==> flow/design.v <==
module processor(
input   clk,
input   rst,
input   inst_valid,
input   [63:0] p_rdata,
output  reg [31:0] p_wdata,
output  reg done
    );
parameter IDLE = 0;
parameter INST = 1;
parameter ADD  = 2;
parameter SUB  = 3;
parameter MUL  = 4;
parameter TRAN = 5;
parameter DET  = 6;
parameter DONE = 7;
reg [2:0] state,n_state;
reg [4:0] inst;
reg  [6:0] A_0,A_1,A_2,A_3,B_0,B_1,B_2,B_3;
always@(posedge clk or posedge rst) begin
    if(rst) begin
        state <= 0;
    end
    else begin
        state <= n_state;
    end
end
always@(*) begin
    case(state)
    IDLE:begin
        n_state =(inst_valid == 1)? INST : IDLE; 
    end
    INST:begin
        case(inst)
            5'b00001:   n_state = ADD;
            5'b00010:   n_state = SUB;
            5'b00100:   n_state = MUL;
            5'b01000:   n_state = TRAN;
            5'b10000:   n_state = DET;
            default:     n_state = IDLE;
        endcase
    end
    ADD:begin
        n_state = DONE;
    end
    SUB:begin
        n_state = DONE;
    end
    MUL:begin
        n_state = DONE;
    end
    TRAN:begin
        n_state = DONE;
    end
    DET:begin
        n_state = DONE;
    end
    DONE:begin
        n_state = IDLE;
    end
    default:begin
        n_state = IDLE;
    end
    endcase
end
always@(posedge clk) begin
    case(state)
    IDLE:begin
         p_wdata <= 0;
         done    <= 0;
         inst <= (inst_valid == 1)? p_rdata[60:56] : 5'd0;
         A_0  <= (inst_valid == 1)? p_rdata[6:0] : 7'd0;
         A_1  <= (inst_valid == 1)? p_rdata[13:7] : 7'd0;
         A_2  <= (inst_valid == 1)? p_rdata[20:14] : 7'd0;
         A_3  <= (inst_valid == 1)? p_rdata[27:21] : 7'd0;
         B_0  <= (inst_valid == 1)? p_rdata[34:28] : 7'd0;
         B_1  <= (inst_valid == 1)? p_rdata[41:35] : 7'd0;
         B_2  <= (inst_valid == 1)? p_rdata[48:42] : 7'd0;
         B_3  <= (inst_valid == 1)? p_rdata[55:49] : 7'd0;
    end
    INST:begin
    end
    ADD:begin
        p_wdata[6:0]   <= A_0 + B_0;
        p_wdata[13:7]  <= A_1 + B_1;
        p_wdata[20:14] <= A_2 + B_2;
        p_wdata[27:21] <= A_3 + B_3;
        p_wdata[31:28] <= 4'd0;
        done <= 1;
    end
    SUB:begin
        p_wdata[6:0]   <= A_0 - B_0;
        p_wdata[13:7]  <= A_1 - B_1;
        p_wdata[20:14] <= A_2 - B_2;
        p_wdata[27:21] <= A_3 - B_3;
        p_wdata[31:28] <= 4'd0;
        done <= 1;
    end
    MUL:begin
        p_wdata[6:0]     <= (A_0 * B_0) + (A_1 * B_2);
        p_wdata[13:7]    <= (A_0 * B_1) + (A_1 * B_3);
        p_wdata[20:14]   <= (A_2 * B_0) + (A_3 * B_2);
        p_wdata[27:21]   <= (A_2 * B_1) + (A_3 * B_3);
        p_wdata[31:28] <= 4'd0;
        done <= 1;
    end
    TRAN:begin
        p_wdata[6:0]     <= A_0;
        p_wdata[13:7]    <= A_2;
        p_wdata[20:14]   <= A_1;
        p_wdata[27:21]   <= A_3; 
        p_wdata[31:28] <= 4'd0;
        done <= 1;
    end
    DET:begin
        p_wdata[6:0]     <= (A_0 * A_3) - (A_1 * A_2);
        p_wdata[31:6] <= 25'd0;
        done <= 1;
    end
    DONE:begin
        done <= 0;
    end
    default:begin
        p_wdata <= 0;
        done    <= 0;
    end
    endcase
end
endmodule
module controller(
input clk,
input rst,
input done,
input  [31:0] p_wdata,
input  [31:0] b_rdata,
output reg [31:0] b_wdata,
output [63:0] p_rdata,
output reg [31:0] addr,
output reg inst_valid,
output reg [3:0] we,
output reg en
    );
parameter bram_base_addr   = 32'h00000000;  
parameter result_base_addr   =  32'h00000000 ; 
parameter RESET_1     = 0;
parameter RESET_2     = 1;
parameter IDLE      = 2;
parameter R_BEGIN_1 = 3;
parameter R_BEGIN_2 = 4;
parameter READ_1    = 5;
parameter READ_2    = 6;
parameter READ_3    = 7;
parameter READ_4    = 8;
parameter WAIT      = 9;
parameter WRITE_1   = 10;
parameter WRITE_2   = 11;
reg [31:0] data1,data2;
reg start;
reg [3:0]  state,n_state;
reg [31:0] counter_r,counter_w;
reg [31:0] count,count_goal;
assign   p_rdata = {data2,data1};
always@(posedge clk or posedge rst) begin
    if(rst) begin
        state <= RESET_1;
    end
    else begin
        state <= n_state;
    end
end
always@(*) begin
    case(state)
        RESET_1:begin
            n_state = RESET_2;
        end
        RESET_2:begin
            n_state = (count == count_goal)? IDLE : RESET_2;
        end
        IDLE:begin
            n_state = (start)? READ_1 : R_BEGIN_1;
        end
        R_BEGIN_1:begin
             n_state = R_BEGIN_2;
        end
        R_BEGIN_2:begin
             n_state = IDLE;
        end
        READ_1:begin
            n_state = READ_2;
        end
        READ_2:begin
            n_state = READ_3;
        end
        READ_3:begin
            n_state = READ_4;
        end
        READ_4:begin
            n_state = WAIT;
        end
        WAIT:begin
            n_state = (done)? WRITE_1 : WAIT;
        end
        WRITE_1:begin
            n_state = WRITE_2;
        end
        WRITE_2:begin
            n_state = IDLE;
        end 
        default: begin
            n_state = IDLE;
        end 
    endcase
end
always@(posedge clk) begin
    case(state)
        RESET_1:begin
            inst_valid <= 0;
            counter_r    <= 32'd4;
            counter_w    <= 32'd40;
            addr       <= 0;
            we         <= 4'h0;
            en         <= 0;
            start      <= 0;
            data1      <= 0;
            data2      <= 0;
            count      <= 0;
            count_goal <=15; 
            b_wdata    <= 0;
        end 
        RESET_2:begin
            en         <= (count == count_goal)? 1:0;
            count      <= (count == count_goal)? 0 : count +1;
        end
        IDLE:begin
            addr <= (start)? bram_base_addr + counter_r : bram_base_addr;
            we   <= 0;
        end
        R_BEGIN_1:begin
             addr <= addr;
        end
        R_BEGIN_2:begin
              start <= (b_rdata[31] == 1)? 1:0;
        end
        READ_1:begin
            addr <= addr;
            counter_r <= counter_r + 32'd4;
        end
        READ_2:begin
            data1  <= b_rdata;
            addr <= bram_base_addr + counter_r;
        end
        READ_3:begin
            addr <= addr;
            counter_r <= counter_r + 32'd4;
        end
        READ_4:begin
            data2  <= b_rdata;
            counter_r <= counter_r + 32'd4;
        end
        WAIT:begin
            inst_valid <= 1;
            b_wdata    <= (done == 1)? p_wdata : 0;
        end
        WRITE_1:begin
            inst_valid <= 0;
            addr <= result_base_addr + counter_w;
            we   <= 4'hf;
        end
        WRITE_2:begin
            counter_w    <= counter_w + 32'd4;
            we   <= 4'hf;
            start <= 0;
        end 
        default: begin
            inst_valid <= 0;
            counter_r    <= 32'd4;
            counter_w    <= 32'd40;
            addr       <= 0;
            we         <= 4'h0;
            en         <= 0;
            start      <= 0;
            data1      <= 0;
            data2      <= 0;
            count      <= 0;
            count_goal <=15; 
            b_wdata    <= 0;
        end 
    endcase
end
endmodule
`timescale 1ns / 1ps
module top(
input clk,
input rst,
input  [31:0] b_rdata,
output [31:0] b_wdata,
output [31:0] addr,
output [3:0] we,
output en,
output rstout
    );
wire inst_valid;
wire [63:0] p_rdata;
wire [31:0] p_wdata;
wire done;
assign rstout = ~rst;
processor po(
        .clk(clk),
        .rst(rstout),
        .inst_valid(inst_valid),
        .p_rdata(p_rdata),
        .p_wdata(p_wdata),
        .done(done)
    );
controller co(
        .clk(clk),
        .rst(rstout),
        .done(done),
        .p_wdata(p_wdata),
        .b_rdata(b_rdata),
        .b_wdata(b_wdata),   
        .p_rdata(p_rdata),
        .addr(addr),
        .inst_valid(inst_valid),
        .we(we),
        .en(en)
    );
endmodule
**Tool chain data of top**

Tool output for the design above before and after an edit, in the order of the flow.
"before" refers to lines of the RTL above, "after" to lines of the edited file.
"difference": "after" minus "before" as printed here.
Operators: Yosys type, input widths -> output width; for muxes data width and select width s.
Library cell names are shortened.
A cell with - has no value.

- Design top: top
- Clock port: clk
- Cell library: sky130hd
- Library corner: tt_025C_1v80

**Edit of the RTL**

Unified diff, file above to edited file.
This change comes from a script, not from a designer. No optimisation was intended, and the edited design may behave differently.

```diff
@@ -158,5 +158,5 @@
 reg start;
 reg [3:0]  state,n_state;
-reg [31:0] counter_r,counter_w;
+reg [30:0] counter_r,counter_w;
 reg [31:0] count,count_goal;
 assign   p_rdata = {data2,data1};
```

**After elaboration**

Yosys after proc, flatten, opt, wreduce and memory -nomap, before mapping. Memory bits, and registers merged into a memory's read port (data or address), are not among the register bits. Print and check cells are not counted. Equal cells are merged and count once.

Storage and ports:

| item | before | after | difference |
|---|---|---|---|
| input port bits | 34 | 34 | 0 |
| output and inout bits | 70 | 70 | 0 |
| word-level cells | 125 | 125 | 0 |
| register bits | 325 | 323 | -2 |

Operators by class:

| item | before | after | difference |
|---|---|---|---|
| eq/ne operators | 24 | 24 | 0 |
| bitwise logic cells | 1 | 1 | 0 |
| multiplexer cells | 29 | 29 | 0 |
| multipliers | 10 | 10 | 0 |
| add/sub/neg operators | 16 | 16 | 0 |
| reductions and logical operators | 20 | 20 | 0 |

Operators with widths:

| operator | before | after | difference |
|---|---|---|---|
| $pmux 32 s2 | 5 | 3 | -2 |
| $add 32x3->32 const B | 2 | 0 | -2 |
| $add 31x3->31 const B | 0 | 2 | +2 |
| $pmux 31 s2 | 0 | 2 | +2 |
| $mux 32 | 2 | 1 | -1 |
| $mux 31 | 0 | 1 | +1 |

Operator kinds equal on both sides are left out: 45.

**Logic depth**

Longest topological path by Yosys (ltp), each cell counted once; first at word level (registers and memories cut), then after technology mapping (sequential cells cut; the memories' decode and read muxes count).

Depth:

| item | before | after | difference |
|---|---|---|---|
| depth in word-level cells | 3 | 3 | 0 |
| ABC_AREA | 0 | 0 | - |
| mapped depth | 21 | 21 | 0 |
| depth with buffers taken out | 20 | 20 | 0 |

**After synthesis**

Source: synth_stat.txt of the flow (Yosys; design flattened, memories mapped). It holds for the ABC_AREA given above (unset counts as 0); a run with the other value may have another netlist.

Cells by type:

| cell | before | after | difference |
|---|---|---|---|
| xor2_1 | 78 | 62 | -16 |
| nor2_1 | 120 | 107 | -13 |
| xnor2_1 | 165 | 173 | +8 |
| a21oi_1 | 39 | 46 | +7 |
| nand3_1 | 33 | 26 | -7 |
| or3_1 | 9 | 16 | +7 |
| nand2_1 | 162 | 168 | +6 |
| and4_1 | 7 | 13 | +6 |
| and3_1 | 41 | 36 | -5 |
| and2_1 | 271 | 275 | +4 |
| o21ai_0 | 34 | 38 | +4 |
| nor3_1 | 10 | 14 | +4 |
| edfxtp_1 | 305 | 302 | -3 |
| nand4_1 | 20 | 17 | -3 |
| or2_2 | 6 | 3 | -3 |
| clkbuf_1 | 72 | 70 | -2 |
| buf_2 | 13 | 11 | -2 |
| a21boi_0 | 3 | 1 | -2 |

Cell types equal on both sides are left out: 25.
The list need not be complete.

Synthesis totals:

| item | before | after | difference |
|---|---|---|---|
| cell area after synthesis (um^2) | 22231.3 | 22110.0 | -121.3 |
| mapped flip-flops | 325 | 322 | -3 |
| buffers | 96 | 94 | -2 |
| sequential area (um^2) | 9661.8 | 9571.7 | -90.1 |
| cells in the netlist | 2020 | 2013 | -7 |

By module: a second synthesis without flattening, with its own total; a netlist apart from the flattened one above.

Unflattened totals:

| item | before | after | difference |
|---|---|---|---|
| cells (unflattened synthesis) | 2104 | 2122 | +18 |
| area total of the unflattened synthesis (um^2) | 22915.7 | 22889.5 | -26.2 |

Each row is one instance without its submodules.

Modules, before:

| module | area (um^2) | instances | cells |
|---|---|---|---|
| processor | 12360.6 | 1 | 1283 |
| controller | 10551.4 | 1 | 820 |
| top | 3.8 | 1 | 1 |

Modules, after:

| module | area (um^2) | instances | cells |
|---|---|---|---|
| processor | 12349.3 | 1 | 1283 |
| controller | 10536.4 | 1 | 838 |
| top | 3.8 | 1 | 1 |

**Path before layout**

OpenSTA on the mapped netlist: ideal clock, no wires. The path of least setup slack (recovery checks aside). Input and output delay are each 20% of the period. Register names are those of the netlist, which keeps one name where synthesis merged equal registers.

Timing path post-synthesis:

| item | before | after | difference |
|---|---|---|---|
| path kind | flip-flop to flip-flop | flip-flop to flip-flop | - |
| start | reg po.A_0[1] | reg po.A_0[1] | - |
| end | reg po.p_wdata[6] | reg po.p_wdata[6] | - |
| delay of the path (ns) | 5.549 | 5.549 | 0.000 |
| library setup time (ns) | 0.268 | 0.268 | 0.000 |
| arrival (ns) | 5.281 | 5.281 | 0.000 |
| period (ns) | 6.0 | 6.0 | 0.0 |
| driving pins on the path | 21 | 21 | 0 |
| slack (ns) | 0.450 | 0.450 | 0.000 |
| synthesis period reached (ns) | 5.55 | 5.55 | 0.00 |

"delay of the path" is the arrival time less input delay plus setup time.
"driving pins on the path" counts driving pins, that of a launching flip-flop among them; a cell with two outputs on the path counts twice.
"synthesis period reached" is the clock period less the worst setup slack; recovery checks do not enter. This is arithmetic on one report: input and output delays are still those of the set period (20% each).
Between the ends stands the longest chain of elaborated cells between them, by number of cells; it is not shown to be the way that was timed. Of several equally long chains one is given.
A line is the first line of the expression or statement that the cell stems from. Yosys adds cells for indexed reads and writes and turns some case tables into memories.
At most two assigning lines are given for a register; there are more.

Between the ends, post-synthesis, before:
- Cells stage by stage: edfxtp_1 -> clkbuf_1 -> and2_1 -> fa_1 -> inv_1 -> fa_1 -> inv_1 -> fa_1 -> inv_1 -> fa_1 -> inv_1 -> fa_1 -> fa_1 -> ha_1 -> o21ai_0 -> o21bai_1 -> a21oi_1 -> xnor3_1 -> xor2_1 -> nand2_1 -> a22oi_1
- Cells in the longest elaborated chain: 3
- Elaborated cells between the ends (all ways): 5
- Source lines of those cells: 4
- Classes of those cells: add/sub: 3; mul: 1; mux: 1

RTL lines, path post-synthesis, before:

| item | RTL line | RTL |
|---|---|---|
| start, declared | 19 | `reg  [6:0] A_0,A_1,A_2,A_3,B_0,B_1,B_2,B_3;` |
| start, assigned | 72 | `A_0  <= (inst_valid == 1)? p_rdata[6:0] : 7'd0;` |
| $mul 7x7->7 | 100 | `p_wdata[6:0]     <= (A_0 * B_0) + (A_1 * B_2);` |
| $add 7x7->7 | 100 |  |
| $pmux 1 s5 | 67 | `case(state)` |
| end, assigned | 84 | `p_wdata[6:0]   <= A_0 + B_0;` |
| end, assigned | 92 | `p_wdata[6:0]   <= A_0 - B_0;` |
| end, declared | 6 | `output  reg [31:0] p_wdata,` |

Between the ends, post-synthesis, after:
- Cells stage by stage: edfxtp_1 -> clkbuf_1 -> and2_1 -> fa_1 -> inv_1 -> fa_1 -> inv_1 -> fa_1 -> inv_1 -> fa_1 -> inv_1 -> fa_1 -> fa_1 -> ha_1 -> o21ai_0 -> o21bai_1 -> a21oi_1 -> xnor3_1 -> xor2_1 -> nand2_1 -> a22oi_1
- Cells in the longest elaborated chain: 3
- Elaborated cells between the ends (all ways): 5
- Source lines of those cells: 4
- Classes of those cells: add/sub: 3; mul: 1; mux: 1

RTL lines, path post-synthesis, after:

| item | RTL line | RTL |
|---|---|---|
| start, declared | 19 | `reg  [6:0] A_0,A_1,A_2,A_3,B_0,B_1,B_2,B_3;` |
| start, assigned | 72 | `A_0  <= (inst_valid == 1)? p_rdata[6:0] : 7'd0;` |
| $mul 7x7->7 | 100 | `p_wdata[6:0]     <= (A_0 * B_0) + (A_1 * B_2);` |
| $add 7x7->7 | 100 |  |
| $pmux 1 s5 | 67 | `case(state)` |
| end, assigned | 84 | `p_wdata[6:0]   <= A_0 + B_0;` |
| end, assigned | 92 | `p_wdata[6:0]   <= A_0 - B_0;` |
| end, declared | 6 | `output  reg [31:0] p_wdata,` |

**Worst path after layout**

From the final timing report of the runs of pair A: the path of least setup slack in the routed layout; clock arrival at registers is part of the times.

Timing path post-layout:

| item | before | after | difference |
|---|---|---|---|
| path kind | flip-flop to flip-flop | flip-flop to flip-flop | - |
| start | reg po.A_1[0] | reg po.A_0[0] | - |
| end | reg po.p_wdata[13] | reg po.p_wdata[13] | - |
| driving pins on the path | 21 | 20 | -1 |
| period (ns) | 5.68 | 5.68 | 0.00 |
| arrival (ns) | 5.75 | 5.76 | +0.01 |
| library setup time (ns) | 0.25 | 0.25 | 0.00 |
| slack (ns) | 0.25 | 0.24 | -0.01 |

Between the ends stands the longest chain of elaborated cells between them, by number of cells; it is not shown to be the way that was timed. Of several equally long chains one is given.
At most two assigning lines are given for a register; there are more.

Between the ends, post-layout, before:
- Cells stage by stage: edfxtp_1 -> buf_4 -> and2_1 -> ha_1 -> ha_1 -> inv_1 -> fa_1 -> inv_1 -> fa_1 -> inv_1 -> fa_1 -> fa_1 -> inv_1 -> ha_1 -> o21ai_0 -> o21bai_1 -> a21oi_2 -> xnor3_1 -> xnor2_1 -> a222oi_1 -> inv_1
- Cells in the longest elaborated chain: 3
- Elaborated cells between the ends (all ways): 5
- Source lines of those cells: 4
- Classes of those cells: add/sub: 3; mul: 1; mux: 1

RTL lines, path post-layout, before:

| item | RTL line | RTL |
|---|---|---|
| start, declared | 19 | `reg  [6:0] A_0,A_1,A_2,A_3,B_0,B_1,B_2,B_3;` |
| start, assigned | 73 | `A_1  <= (inst_valid == 1)? p_rdata[13:7] : 7'd0;` |
| $mul 7x7->7 | 101 | `p_wdata[13:7]    <= (A_0 * B_1) + (A_1 * B_3);` |
| $add 7x7->7 | 101 |  |
| $pmux 7 s5 | 67 | `case(state)` |
| end, assigned | 85 | `p_wdata[13:7]  <= A_1 + B_1;` |
| end, assigned | 93 | `p_wdata[13:7]  <= A_1 - B_1;` |
| end, declared | 6 | `output  reg [31:0] p_wdata,` |

Between the ends, post-layout, after:
- Cells stage by stage: edfxtp_1 -> buf_6 -> nand2_1 -> fa_1 -> fa_1 -> fa_1 -> inv_1 -> fa_1 -> inv_1 -> fa_1 -> fa_1 -> inv_1 -> ha_1 -> o21ai_1 -> o21bai_1 -> a21oi_1 -> xnor3_1 -> xnor2_1 -> a222oi_1 -> inv_1
- Cells in the longest elaborated chain: 3
- Elaborated cells between the ends (all ways): 3
- Source lines of those cells: 2
- Classes of those cells: add/sub: 1; mul: 1; mux: 1

RTL lines, path post-layout, after:

| item | RTL line | RTL |
|---|---|---|
| start, declared | 19 | `reg  [6:0] A_0,A_1,A_2,A_3,B_0,B_1,B_2,B_3;` |
| start, assigned | 72 | `A_0  <= (inst_valid == 1)? p_rdata[6:0] : 7'd0;` |
| $mul 7x7->7 | 101 | `p_wdata[13:7]    <= (A_0 * B_1) + (A_1 * B_3);` |
| $add 7x7->7 | 101 |  |
| $pmux 7 s5 | 67 | `case(state)` |
| end, assigned | 85 | `p_wdata[13:7]  <= A_1 + B_1;` |
| end, assigned | 93 | `p_wdata[13:7]  <= A_1 - B_1;` |
| end, declared | 6 | `output  reg [31:0] p_wdata,` |

**Flow runs**

Both versions went through the flow (Yosys, OpenROAD) with the same settings in each pair. Constraints: input delay and output delay 20% of the set period each, output load 0.01 pF.

Flow settings, pair A:
- period_ns: 5.68
- CAP_MARGIN: 20
- CORE_MARGIN: 2
- CORE_UTILIZATION: 40
- SLEW_MARGIN: 20

Measured results, pair A:

| item | before | after | difference |
|---|---|---|---|
| die footprint (um^2) | 57480.1 | 57171.2 | -308.9 |
| synthesis area (um^2) | 22231.3 | 22110.0 | -121.3 |
| setup slack of the worst path (ns) | 0.251 | 0.236 | -0.015 |
| standard-cell area of the final layout (um^2) | 25822.3 | 25517.0 | -305.3 |
| setup total negative slack (ns) | 0.000 | 0.000 | 0.000 |

Flow settings, pair B:
- ABC_AREA: 1
- CAP_MARGIN: 20
- CELL_PAD_IN_SITES_DETAIL_PLACEMENT: 0
- CORE_ASPECT_RATIO: 1.11
- CORE_MARGIN: 3
- CORE_UTILIZATION: 47
- MAX_ROUTING_LAYER: met5
- MIN_ROUTING_LAYER: met1
- PLACE_DENSITY: 0.65
- SLEW_MARGIN: 0
- TNS_END_PERCENT: 55
- period_ns: 7.27

Measured results, pair B:

| item | before | after | difference |
|---|---|---|---|
| die footprint (um^2) | 53756.9 | 54015.5 | +258.6 |
| synthesis area (um^2) | 23973.0 | 24091.9 | +118.9 |
| setup slack of the worst path (ns) | 1.414 | 1.426 | +0.012 |
| standard-cell area of the final layout (um^2) | 26815.7 | 26960.9 | +145.2 |
| setup total negative slack (ns) | 0.000 | 0.000 | 0.000 |
